==> flow/design.v <==
`timescale 1ns / 1ps
module hx711driver (
    input clk,
    input reset,
    input logic ce,  
    input logic [15:0] dvsr,  
    input logic start,
    output logic [23:0] dout,
    output logic hx711_done_tick,
    output logic ready,
    output logic sclk,
    input logic hx711_in
);
typedef enum {idle, cpha_delay, p0, p1, g0, g1} state_type;
state_type state_reg;
state_type state_next;
logic p_clk;
logic [15:0] c_reg;
logic [15:0] c_next;
logic hx711_clk_reg;
logic hx711_clk_next;
logic ready_i;
logic hx711_done_tick_i;
logic [5:0] n_reg;
logic [5:0] n_next;
logic [23:0] si_reg;
logic [23:0] si_next;
always_ff @(posedge clk, posedge reset)
    if (reset) begin
        state_reg <= idle;
        si_reg <= 0;
        n_reg <= 0;
        c_reg <= 0;
        hx711_clk_reg <= 0;
    end
    else if (ce) begin
        state_reg <= state_next;
        si_reg <= si_next;
        n_reg <= n_next;
        c_reg <= c_next;
        hx711_clk_reg <= hx711_clk_next;
    end
always_comb
begin
    state_next = state_reg;  
    ready_i = 0;
    hx711_done_tick_i = 0;
    si_next = si_reg;
    n_next = n_reg;
    c_next = c_reg;
    case (state_reg)
        idle: begin
                ready_i = 1;  
                if (start & !hx711_in) begin  
                    n_next = 0;  
                    c_next =0;   
                    state_next = cpha_delay;  
                end
            end
        cpha_delay: begin
                if (c_reg==dvsr) begin  
                    state_next = p0;  
                    c_next = 0;   
                end
                else
                    c_next = c_reg + 1;  
            end
        p0: begin
                if (c_reg==dvsr) begin  
                    state_next = p1;   
                    si_next = {si_reg[22:0], hx711_in};  
                    c_next = 0;  
                end
                else
                    c_next = c_reg + 1;   
            end
        p1: begin
                if (c_reg==dvsr) begin  
                    if (n_reg==23) begin  
                        state_next = g0;  
                        c_next = 0;  
                    end
                    else begin
                        state_next = p0;   
                        n_next = n_reg + 1;   
                        c_next = 0;   
                    end
                end
                else
                    c_next = c_reg + 1;  
            end
        g0: begin
                if (c_reg==dvsr) begin  
                    state_next = g1;  
                    c_next = 0;  
                end
                else
                    c_next = c_reg + 1;   
            end
        g1: begin
                if (c_reg==dvsr) begin  
                    hx711_done_tick_i = 1;   
                    state_next = idle;   
                end
                else
                    c_next = c_reg + 1;  
            end
     endcase
end
assign ready = ready_i;
assign hx711_done_tick = hx711_done_tick_i;
assign p_clk = (state_next==p0) || (state_next == g0);
assign hx711_clk_next = p_clk;
assign dout = si_reg;
assign sclk = hx711_clk_reg;
endmodule
`timescale 1ns / 1ps
module seven_seg_driver (
    input logic clock,
    input logic reset,
    input logic [23:0] binary_in,
    output logic [7:0] segments_out,  
    output logic [7:0] anodes_out      
);
    logic [15:0] refresh_counter;
    logic refresh_tick;
    always_ff @(posedge clock, posedge reset) begin
        if (reset) begin
            refresh_counter <= '0;
            refresh_tick <= 1'b0;
        end else begin
            refresh_tick <= 1'b0;  
            if (refresh_counter == 16'd1023) begin
                refresh_counter <= '0;
                refresh_tick <= 1'b1;
            end else begin
                refresh_counter <= refresh_counter + 1;
            end
        end
    end
    logic [31:0] bcd_digits;  
    always_comb begin
        logic [23:0] bin_copy;
        logic [31:0] bcd_temp;
        bin_copy = binary_in;
        bcd_temp = '0;
        for (int i = 0; i < 24; i++) begin
            for (int j = 0; j < 8; j++) begin
                if (bcd_temp[ (j*4) +: 4 ] > 4) begin
                bcd_temp[ (j*4) +: 4 ] = bcd_temp[ (j*4) +: 4 ] + 3;
                end
            end
            {bcd_temp, bin_copy} = {bcd_temp, bin_copy} << 1;
        end
        bcd_digits = bcd_temp;  
    end
    logic [2:0] digit_selector;  
    logic [3:0] current_bcd_digit;  
    always_ff @(posedge clock, posedge reset) begin
        if (reset) begin
            digit_selector <= '0;
        end else if (refresh_tick) begin
            digit_selector <= digit_selector + 1;  
        end
    end
    always_comb begin
        case (digit_selector)
            3'd0:    current_bcd_digit = bcd_digits[3:0];    
            3'd1:    current_bcd_digit = bcd_digits[7:4];    
            3'd2:    current_bcd_digit = bcd_digits[11:8];   
            3'd3:    current_bcd_digit = bcd_digits[15:12];  
            3'd4:    current_bcd_digit = bcd_digits[19:16];  
            3'd5:    current_bcd_digit = bcd_digits[23:20];  
            3'd6:    current_bcd_digit = bcd_digits[27:24];  
            3'd7:    current_bcd_digit = bcd_digits[31:28];  
            default: current_bcd_digit = 4'b1111;          
        endcase
    end
    always_comb begin
        case (current_bcd_digit)
            4'd0:    segments_out = 8'b00000011;  
            4'd1:    segments_out = 8'b10011111;  
            4'd2:    segments_out = 8'b00100101;  
            4'd3:    segments_out = 8'b00001101;  
            4'd4:    segments_out = 8'b10011001;  
            4'd5:    segments_out = 8'b01001001;  
            4'd6:    segments_out = 8'b01000001;  
            4'd7:    segments_out = 8'b00011111;  
            4'd8:    segments_out = 8'b00000001;  
            4'd9:    segments_out = 8'b00001001;  
            default: segments_out = 8'b11111111;  
        endcase
    end
    always_comb begin
        case (digit_selector)
            3'd0:    anodes_out = 8'b11111110;  
            3'd1:    anodes_out = 8'b11111101;  
            3'd2:    anodes_out = 8'b11111011;  
            3'd3:    anodes_out = 8'b11110111;  
            3'd4:    anodes_out = 8'b11101111;  
            3'd5:    anodes_out = 8'b11011111;  
            3'd6:    anodes_out = 8'b10111111;  
            3'd7:    anodes_out = 8'b01111111;  
            default: anodes_out = 8'b11111111;  
        endcase
    end
endmodule
`timescale 1ns / 1ps
module top_nexys_a7 (
    input logic clock,       
    input logic reset,
    input logic hx711_data_in,
    output logic hx711_sclk_out,
    output logic [5:0] states_led,
    output logic [7:0] DDP,
    output logic [7:0] AN
);
    logic clock50MHz;
    always_ff @(posedge clock, posedge reset) begin
        if (reset) clock50MHz <= 0;
        else       clock50MHz <= ~clock50MHz;
    end
    logic ce_50;
    assign ce_50 = ~clock50MHz;
    logic hx711_data_sync1, hx711_data_sync2;
    always_ff @(posedge clock) begin
        if (ce_50) begin
            hx711_data_sync1 <= hx711_data_in;
            hx711_data_sync2 <= hx711_data_sync1;
        end
    end
    logic [23:0] s_hx711_raw_bits; 
    logic        s_hx711_tick;     
    hx711driver inst_hx711_driver (
        .clk(clock), 
        .reset(reset), 
        .ce(ce_50),
        .dvsr(16'd50), 
        .start(1'b1), 
        .dout(s_hx711_raw_bits), 
        .hx711_done_tick(s_hx711_tick),
        .ready(), 
        .sclk(hx711_sclk_out), 
        .hx711_in(hx711_data_sync2) 
    );
    logic signed [31:0] data_signed;
    assign data_signed = {{8{s_hx711_raw_bits[23]}}, s_hx711_raw_bits};
    logic s_tick_sync_r, s_tick_rising;
    always_ff @(posedge clock) s_tick_sync_r <= s_hx711_tick;
    assign s_tick_rising = s_hx711_tick && !s_tick_sync_r; 
    localparam int CLOCKS_PER_SECOND = 100_000;
    localparam int THRESHOLD = 50;                      
    localparam int NOISE_LIMIT = 15000; 
    int timer_1sec;
    logic signed [63:0] accumulator_sum; 
    int sample_count;
    int consecutive_outliers;
    logic signed [31:0] current_second_avg;
    logic signed [31:0] previous_second_avg;
    logic signed [31:0] display_stable_val;
    logic signed [31:0] r_sample_captured;  
    typedef enum logic [3:0] {
        ST_IDLE,          
        ST_SAMPLE_CALC,   
        ST_SAMPLE_CHECK,  
        ST_SAMPLE_ACCUM,  
        ST_PREP_DIV,      
        ST_DIVIDE,        
        ST_UPDATE,        
        ST_CLEANUP        
    } state_t;
    state_t state;
    logic [63:0] div_dividend;
    logic [63:0] div_remainder;
    logic [31:0] div_divisor;
    logic [31:0] div_quotient;
    logic [6:0]  div_counter;
    logic        div_sign_bit;
    logic signed [31:0] r_diff;
    logic [31:0] r_abs_diff;
    logic        r_is_valid_sample;
    always_ff @(posedge clock, posedge reset) begin
        if (reset) begin
            timer_1sec <= '0;
            accumulator_sum <= '0;
            sample_count <= '0;
            current_second_avg <= '0;
            previous_second_avg <= '0;
            display_stable_val <= '0;
            states_led <= '0;
            state <= ST_IDLE;
            div_dividend <= 0; 
            div_remainder <= 0; 
            div_divisor <= 0;
            div_quotient <= 0; 
            div_counter <= 0; 
            div_sign_bit <= 0;
            consecutive_outliers <= 0;
            r_sample_captured <= 0;
            r_diff <= 0;
            r_abs_diff <= 0;
            r_is_valid_sample <= 0;
        end
        else begin
            case (state)
                ST_IDLE: begin
                    if (s_tick_rising) begin
                        r_sample_captured <= data_signed;  
                        state <= ST_SAMPLE_CALC;           
                    end 
                    else if (timer_1sec == CLOCKS_PER_SECOND - 1) begin
                        timer_1sec <= 0;
                        state <= ST_PREP_DIV;
                    end 
                    else begin
                        timer_1sec <= timer_1sec + 1;
                    end
                end
                ST_SAMPLE_CALC: begin
                    if (timer_1sec != CLOCKS_PER_SECOND - 1) timer_1sec <= timer_1sec + 1;
                    r_diff <= r_sample_captured - current_second_avg;
                    state <= ST_SAMPLE_CHECK;
                end
                ST_SAMPLE_CHECK: begin
                    if (timer_1sec != CLOCKS_PER_SECOND - 1) timer_1sec <= timer_1sec + 1;
                    if (r_diff < 0) r_abs_diff <= unsigned'(-r_diff);
                    else            r_abs_diff <= unsigned'(r_diff);
                    state <= ST_SAMPLE_ACCUM;
                end
                ST_SAMPLE_ACCUM: begin
                    if (timer_1sec != CLOCKS_PER_SECOND - 1) timer_1sec <= timer_1sec + 1;
                    if (r_abs_diff < NOISE_LIMIT || current_second_avg == 0 || consecutive_outliers >= 3) begin
                        accumulator_sum <= accumulator_sum + r_sample_captured;
                        sample_count <= sample_count + 1;
                        consecutive_outliers <= 0;
                    end else begin
                        consecutive_outliers <= consecutive_outliers + 1;
                    end
                    state <= ST_IDLE;  
                end
                ST_PREP_DIV: begin
                    if (sample_count == 0) begin
                        current_second_avg <= 0;
                        state <= ST_UPDATE;
                    end else begin
                        if (accumulator_sum < 0) begin
                            div_dividend <= unsigned'(-accumulator_sum);
                            div_sign_bit <= 1'b1;
                        end else begin
                            div_dividend <= unsigned'(accumulator_sum);
                            div_sign_bit <= 1'b0;
                        end
                        div_divisor   <= unsigned'(sample_count);
                        div_remainder <= 0;
                        div_quotient  <= 0;
                        div_counter   <= 63; 
                        state <= ST_DIVIDE;
                    end
                end
                ST_DIVIDE: begin
                    div_remainder = (div_remainder << 1) | (div_dividend[div_counter]);
                    if (div_remainder >= div_divisor) begin
                        div_remainder = div_remainder - div_divisor;
                        div_quotient[div_counter] = 1'b1; 
                    end
                    if (div_counter == 0) state <= ST_UPDATE;
                    else div_counter <= div_counter - 1;
                end
                ST_UPDATE: begin
                    logic signed [31:0] temp_avg;
                    if (div_sign_bit) temp_avg = signed'(-div_quotient);
                    else              temp_avg = signed'(div_quotient);
                    current_second_avg <= temp_avg;
                    display_stable_val <= temp_avg;
                    if ((previous_second_avg - temp_avg) > THRESHOLD) states_led <= 6'b101101; 
                    else states_led <= 6'b000000;
                    state <= ST_CLEANUP;
                end
                ST_CLEANUP: begin
                    previous_second_avg <= current_second_avg;
                    accumulator_sum <= 0;
                    sample_count <= 0;
                    state <= ST_IDLE; 
                end
                default: state <= ST_IDLE;
            endcase
        end
    end
    logic [23:0] final_display_number;
    always_comb begin
        if (display_stable_val < 0) final_display_number = unsigned'(-display_stable_val);
        else                        final_display_number = unsigned'(display_stable_val);
    end
    seven_seg_driver inst_display (
        .clock(clock),                  
        .reset(reset),                
        .binary_in(final_display_number),   
        .segments_out(DDP),           
        .anodes_out(AN)               
    );
endmodule
## Reports on top_nexys_a7

Tool output for the design above, in the order of the flow.
Lines are those of the file above, counted from 1.
Cell names lack the library's common part.
Not given: n/a

- Top module: top_nexys_a7
- Clock: clock
- Library: sky130hd
- Corner: tt_025C_1v80

## Elaborated design

Counts by Yosys on the flattened word-level netlist (proc, flatten, opt, wreduce; memories kept). Register bits leave out memories and registers merged into their read ports (data or address). Print and check cells are left out.
Memory sizes are those after Yosys's memory passes, which may raise the word count (mostly to a power of two), join words into wider ones and drop unused or constant bits.

- Register bits: 656
- Latch bits: 0
- RAM bits: 0
- ROM bits: 176
- Clocked read ports x word width: 0
- Memory cells: 2
- Input port bits: 3

Memory list:

| name | depth | bits a word | read ports | write ports | RTL line | RTL |
|---|---|---|---|---|---|---|
| (name not given) | 16 | 7 | 1 | 0 | 180 | `case (current_bcd_digit)` |
| (name not given) | 8 | 8 | 1 | 0 | 195 | `case (digit_selector)` |

- Add/sub/neg operators: 173
- $mul: 0
- Div/mod/pow operators: 0
- Magnitude comparators: 163
- Equal/unequal tests: 39
- Shifts and indexed selects: 2
- Multiplexer cells: 209
- Bitwise operators: 6
- Reductions and logical operators: 31

Operator list:

| cell | number |
|---|---|
| > comparator 4 x 3 -> 1 bit (second input constant) | 148 |
| 2-to-1 mux 4 bit | 138 |
| 2-to-1 mux 32 bit | 17 |
| adder 4 x 2 -> 4 bit (second input constant) | 133 |
| parallel mux 32 bit (select 2 bit) | 4 |
| parallel mux 32 bit (select 6 bit) | 1 |
| parallel mux 64 bit (select 2 bit) | 1 |
| 2-to-1 mux 64 bit | 2 |
| parallel mux 63 bit (select 2 bit) | 1 |
| 2-to-1 mux 63 bit | 2 |
| adder 32 x 2 -> 32 bit (second input constant) | 3 |
| == test 32 x 2 -> 1 bit (second input constant) | 3 |
| == test 32 x 3 -> 1 bit (second input constant) | 3 |
| zero test 32 bit | 3 |
| 2-to-1 mux 3 bit | 22 |
| less-than comparator 32 x 1 -> 1 bit (second input constant) | 2 |
| negator 32 bit | 2 |
| less-than comparator 64 x 1 -> 1 bit (second input constant) | 1 |
| OR 64 x 1 -> 64 bit | 1 |
| adder 64 x 24 -> 64 bit | 1 |
| >= comparator 64 x 32 -> 1 bit | 1 |
| indexed select 64 x 7 -> 1 bit | 1 |
| negator 64 bit | 1 |
| 2-to-1 mux 16 bit | 4 |
| subtractor 63 x 32 -> 63 bit | 1 |
| parallel mux 16 bit (select 3 bit) | 1 |
| adder 3 x 2 -> 3 bit (second input constant) | 15 |
| variable shift 1 x 8 -> 32 bit (first input constant) | 1 |

Not listed: further kinds 58, cells in them 110.

## Depth

Longest topological path by Yosys (ltp), each cell counted once; first at word level (registers and memories cut), then after technology mapping (sequential cells cut; the memories' decode and read muxes count).

- Depth in word-level cells: 49
- ABC_AREA: 1
- Depth in mapped cells: 143
- Depth with buffers taken out: 143

## Netlist

Yosys stat after the flow's synthesis: flattened, memories mapped to cells. It holds for the ABC_AREA given above (unset counts as 0); a run with the other value may have another netlist.
The area totals of this step are shown rounded.

- Standard cells after synthesis: 7139
- Synthesis area: 49100 µm²
- Sequential area: 15600 µm²
- Flip-flops: 622
- Buffers: 142

Cell types:

| type | number | total area (µm²) |
|---|---|---|
| dfrtp_1 | 617 | 1.54E+04 |
| nand2_1 | 1717 | 6.44E+03 |
| inv_1 | 959 | 3.6E+03 |
| ha_1 | 282 | 3.53E+03 |
| o21ai_0 | 606 | 3.03E+03 |
| nand3_1 | 540 | 2.7E+03 |
| nor2_1 | 571 | 2.14E+03 |
| xor2_1 | 215 | 1.88E+03 |
| a21oi_1 | 348 | 1741.67 |
| nand2_2 | 143 | 894.608 |
| nor3_1 | 157 | 785.754 |
| xnor2_1 | 78 | 683.155 |
| nand4_1 | 91 | 569.296 |
| nand2_4 | 43 | 484.214 |
| clkbuf_1 | 124 | 465.446 |
| nor4_1 | 63 | 394.128 |
| nand3_2 | 35 | 350.336 |
| o21bai_1 | 42 | 315.302 |

Other cell types: 64; their cells: 508.

## Path before layout

OpenSTA on the mapped netlist: ideal clock, no wires. The path of least setup slack (recovery checks aside). Input and output delay are each 20% of the period. Register names are those of the netlist, which keeps one name where synthesis merged equal registers.

- Kind: reg-to-output
- Start point: register display_stable_val[0]
- End point: output DDP[4]
- Period: 40.0 ns
- Output delay: 8.000 ns
- Time at the first pin: 0.000 ns
- Data arrival time: 14.866 ns
- Slack: 17.134 ns
- Path delay: 14.866 ns
- Stages: 134
- Buffers on the path: 0
- Synthesis period reached: 22.866 ns

"path delay" is the arrival time less input delay plus setup time.
A path that ends at an output port has no setup time.
"stages": output pins that drive a net of the path, with the launching flip-flop's if there is one; two outputs of one cell count as two.
"synthesis period reached" = period - worst setup slack (recovery checks aside). The figure is calculated, with input and output delays left at 20% of the set period.
The rows between start and end are the longest chain of elaborated cells between them; the timing report does not say that the signal goes this way. Where chains are equally long, one stands for them.
Each line given opens the expression or statement behind the cell; cells for indexed reads and writes are added by Yosys, which also makes memories of some case tables.
A memory read counts as a cell of the chain, while the word-level depth stops at memories.

- Cell sequence: dfrtp_1 > inv_1 > ha_1 > nand3_2 > nor2_2 > nand3_2 > nand2_4 > nand2_1 > nand2_1 > nand2_2 > nand2_1 > ha_1 > inv_1 > or2_2 > nand2_2 > nand2_2 > xor2_2 > ha_1 > [98 not listed] > xor2_1 > ha_1 > nand3b_1 > nand2_1 > inv_2 > nor2_1 > nor2_1 > nor2_1 > nand3_1 > inv_1 > nand2_1 > nor2_1 > nand3_1 > nand2_1 > inv_1 > ha_1 > nor2_1 > o21ai_1
- Cells in the longest elaborated chain: 50
- Elaborated cells between the ends (all ways): 452
- Classes of those cells: add/sub: 150; compare: 150; mux: 151; memory: 1

RTL lines, path after synthesis:

| item | RTL line | RTL |
|---|---|---|
| from (decl) | 260 | `logic signed [31:0] display_stable_val;` |
| from (assign) | 289 | `display_stable_val <= '0;` |
| from (assign) | 374 | `display_stable_val <= temp_avg;` |
| negator 24 bit | 391 | `if (display_stable_val < 0) final_display_number = unsigned'(-display_stable_val);` |
| 2-to-1 mux 24 bit | 391 |  |
| adder 1 x 2 -> 3 bit | 150 | `bcd_temp[ (j*4) +: 4 ] = bcd_temp[ (j*4) +: 4 ] + 3;` |
| 2-to-1 mux 3 bit | 149 | `if (bcd_temp[ (j*4) +: 4 ] > 4) begin` |
| > comparator 4 x 3 -> 1 bit | 149 |  |
| 2-to-1 mux 4 bit | 149 |  |
| > comparator 4 x 3 -> 1 bit | 149 |  |
| [36 not listed] | n/a |  |
| 2-to-1 mux 4 bit | 149 |  |
| adder 4 x 2 -> 4 bit | 150 |  |
| 2-to-1 mux 4 bit | 149 |  |
| adder 4 x 2 -> 4 bit | 150 |  |
| 2-to-1 mux 4 bit | 149 |  |
| parallel mux 4 bit (select 8 bit) | 167 | `case (digit_selector)` |
| memory (16 x 7 bit) | 180 | `case (current_bcd_digit)` |
| to (decl) | 215 | `output logic [7:0] DDP,` |

## Path in the finished layout

Path of least setup slack in the final report of flow run 1 (OpenROAD, finished layout, wires in). Where an end is a register, its clock arrival counts in the times.

- Kind: reg-to-output
- Start point: register display_stable_val[0]
- End point: output DDP[4]
- Period: 40.0 ns
- Output delay: 8.00 ns
- Time at the first pin: 0.61 ns
- Data arrival time: 18.12 ns
- Slack: 13.88 ns
- Stages: 136
- Buffers on the path: 1

The rows between start and end are the longest chain of elaborated cells between them; the timing report does not say that the signal goes this way. Where chains are equally long, one stands for them.
A memory read counts as a cell of the chain, while the word-level depth stops at memories.

- Cell sequence: dfrtp_1 > inv_1 > ha_1 > nand3_2 > nor2_2 > nand3_2 > nand2_4 > nand2_1 > nand2_1 > nand2_2 > nand2_1 > ha_1 > xor2_1 > ha_1 > nand3b_1 > nand2_2 > xor2_2 > ha_1 > [100 not listed] > ha_1 > nand3b_1 > nand2_1 > inv_2 > nor2_1 > nor2_1 > nor2_1 > nand3_1 > inv_1 > nand2_1 > nor2_1 > nand3_1 > nand2_1 > inv_1 > ha_1 > nor2_1 > o21ai_1 > clkdlybuf4s50_1
- Cells in the longest elaborated chain: 50
- Elaborated cells between the ends (all ways): 452
- Classes of those cells: add/sub: 150; compare: 150; mux: 151; memory: 1

RTL lines, path after layout:

| item | RTL line | RTL |
|---|---|---|
| from (decl) | 260 | `logic signed [31:0] display_stable_val;` |
| from (assign) | 289 | `display_stable_val <= '0;` |
| from (assign) | 374 | `display_stable_val <= temp_avg;` |
| negator 24 bit | 391 | `if (display_stable_val < 0) final_display_number = unsigned'(-display_stable_val);` |
| 2-to-1 mux 24 bit | 391 |  |
| adder 1 x 2 -> 3 bit | 150 | `bcd_temp[ (j*4) +: 4 ] = bcd_temp[ (j*4) +: 4 ] + 3;` |
| 2-to-1 mux 3 bit | 149 | `if (bcd_temp[ (j*4) +: 4 ] > 4) begin` |
| > comparator 4 x 3 -> 1 bit | 149 |  |
| 2-to-1 mux 4 bit | 149 |  |
| > comparator 4 x 3 -> 1 bit | 149 |  |
| [36 not listed] | n/a |  |
| 2-to-1 mux 4 bit | 149 |  |
| adder 4 x 2 -> 4 bit | 150 |  |
| 2-to-1 mux 4 bit | 149 |  |
| adder 4 x 2 -> 4 bit | 150 |  |
| 2-to-1 mux 4 bit | 149 |  |
| parallel mux 4 bit (select 8 bit) | 167 | `case (digit_selector)` |
| memory (16 x 7 bit) | 180 | `case (current_bcd_digit)` |
| to (decl) | 215 | `output logic [7:0] DDP,` |

# Flow runs of top_nexys_a7

top_nexys_a7 through Yosys and OpenROAD on sky130hd: 6 stored runs, unordered, with their settings and measured results. The constraints put input and output delay at 20% of the set period each and load the outputs with 0.01 pF.
"achieved period" is the run's clock period less its worst setup slack. It is reckoned from that one timing run; input and output delays stay at 20% of the period that was set.
"time of the worst setup path" means the part of the period allowed to the worst setup path (the constraints hold back 20% at inputs and 20% at outputs) less its slack; where the path has registers, the arrival times of their clocks count too.
Results are given in rounded form.

### Flow run 1

Settings: `ABC_AREA=1`, `CAP_MARGIN=0`, `CORE_UTILIZATION=40`, `GPL_TIMING_DRIVEN=0`, `MAX_ROUTING_LAYER=met5`, `PLACE_DENSITY_LB_ADDON=0.22`, `SETUP_SLACK_MARGIN=1.8`, `SLEW_MARGIN=25`, `period_ns=40.0`, `CORE_MARGIN=2`

- Die outline area: 126000 µm²
- Setup slack of the critical path: 13.9 ns
- Time of the worst setup path: 18.12 ns
- Class of the worst setup path: reg-to-output
- Yosys chip area after synthesis: 49100 µm²
- Utilization of the finished layout: 0.443
- Achieved period: 26.118 ns
- Total negative slack: 0.000 ns

### Flow run 2

Settings: `CELL_PAD_IN_SITES_DETAIL_PLACEMENT=1`, `CELL_PAD_IN_SITES_GLOBAL_PLACEMENT=3`, `CORE_UTILIZATION=31`, `CTS_CLUSTER_SIZE=86`, `HOLD_SLACK_MARGIN=-0.1`, `MAX_ROUTING_LAYER=met4`, `MIN_ROUTING_LAYER=met2`, `PLACE_DENSITY=0.36`, `period_ns=52.5`, `CAP_MARGIN=20`, `CORE_MARGIN=2`, `SLEW_MARGIN=20`

- Die outline area: 165000 µm²
- Setup slack of the critical path: 15.4 ns
- Time of the worst setup path: 26.58 ns
- Class of the worst setup path: reg-to-output
- Yosys chip area after synthesis: 50000 µm²
- Utilization of the finished layout: 0.346
- Achieved period: 37.077 ns
- Total negative slack: 0.000 ns

### Flow run 3

Settings: `ABC_AREA=0`, `CAP_MARGIN=15`, `CELL_PAD_IN_SITES_DETAIL_PLACEMENT=0`, `CELL_PAD_IN_SITES_GLOBAL_PLACEMENT=0`, `CORE_UTILIZATION=15`, `CTS_CLUSTER_SIZE=43`, `PLACE_DENSITY_LB_ADDON=0.02`, `SETUP_SLACK_MARGIN=5.0`, `SLEW_MARGIN=15`, `period_ns=49.3`, `CORE_MARGIN=2`

- Die outline area: 338000 µm²
- Setup slack of the critical path: 12.9 ns
- Time of the worst setup path: 26.56 ns
- Class of the worst setup path: reg-to-output
- Yosys chip area after synthesis: 50000 µm²
- Utilization of the finished layout: 0.176
- Achieved period: 36.420 ns
- Total negative slack: 0.000 ns

### Flow run 4

Settings: `CELL_PAD_IN_SITES_DETAIL_PLACEMENT=1`, `CELL_PAD_IN_SITES_GLOBAL_PLACEMENT=0`, `CORE_UTILIZATION=31`, `HOLD_SLACK_MARGIN=-0.1`, `MAX_ROUTING_LAYER=met4`, `MIN_ROUTING_LAYER=met2`, `PLACE_DENSITY=0.36`, `period_ns=40.0`, `CAP_MARGIN=20`, `CORE_MARGIN=2`, `SLEW_MARGIN=20`

- Die outline area: 165000 µm²
- Setup slack of the critical path: 5.70 ns
- Time of the worst setup path: 26.30 ns
- Class of the worst setup path: reg-to-output
- Yosys chip area after synthesis: 50000 µm²
- Utilization of the finished layout: 0.345
- Achieved period: 34.304 ns
- Total negative slack: 0.000 ns

### Flow run 5

Settings: `CORE_UTILIZATION=40`, `period_ns=34.4`, `CAP_MARGIN=20`, `CORE_MARGIN=2`, `SLEW_MARGIN=20`

- Die outline area: 128000 µm²
- Setup slack of the critical path: 2.19 ns
- Time of the worst setup path: 25.33 ns
- Class of the worst setup path: reg-to-output
- Yosys chip area after synthesis: 50000 µm²
- Utilization of the finished layout: 0.436
- Achieved period: 32.214 ns
- Total negative slack: 0.000 ns

### Flow run 6

Settings: `CORE_UTILIZATION=16`, `period_ns=34.4`, `CAP_MARGIN=20`, `CORE_MARGIN=2`, `SLEW_MARGIN=20`

- Die outline area: 317000 µm²
- Setup slack of the critical path: 2.51 ns
- Time of the worst setup path: 25.01 ns
- Class of the worst setup path: reg-to-output
- Yosys chip area after synthesis: 50000 µm²
- Utilization of the finished layout: 0.184
- Achieved period: 31.889 ns
- Total negative slack: 0.000 ns
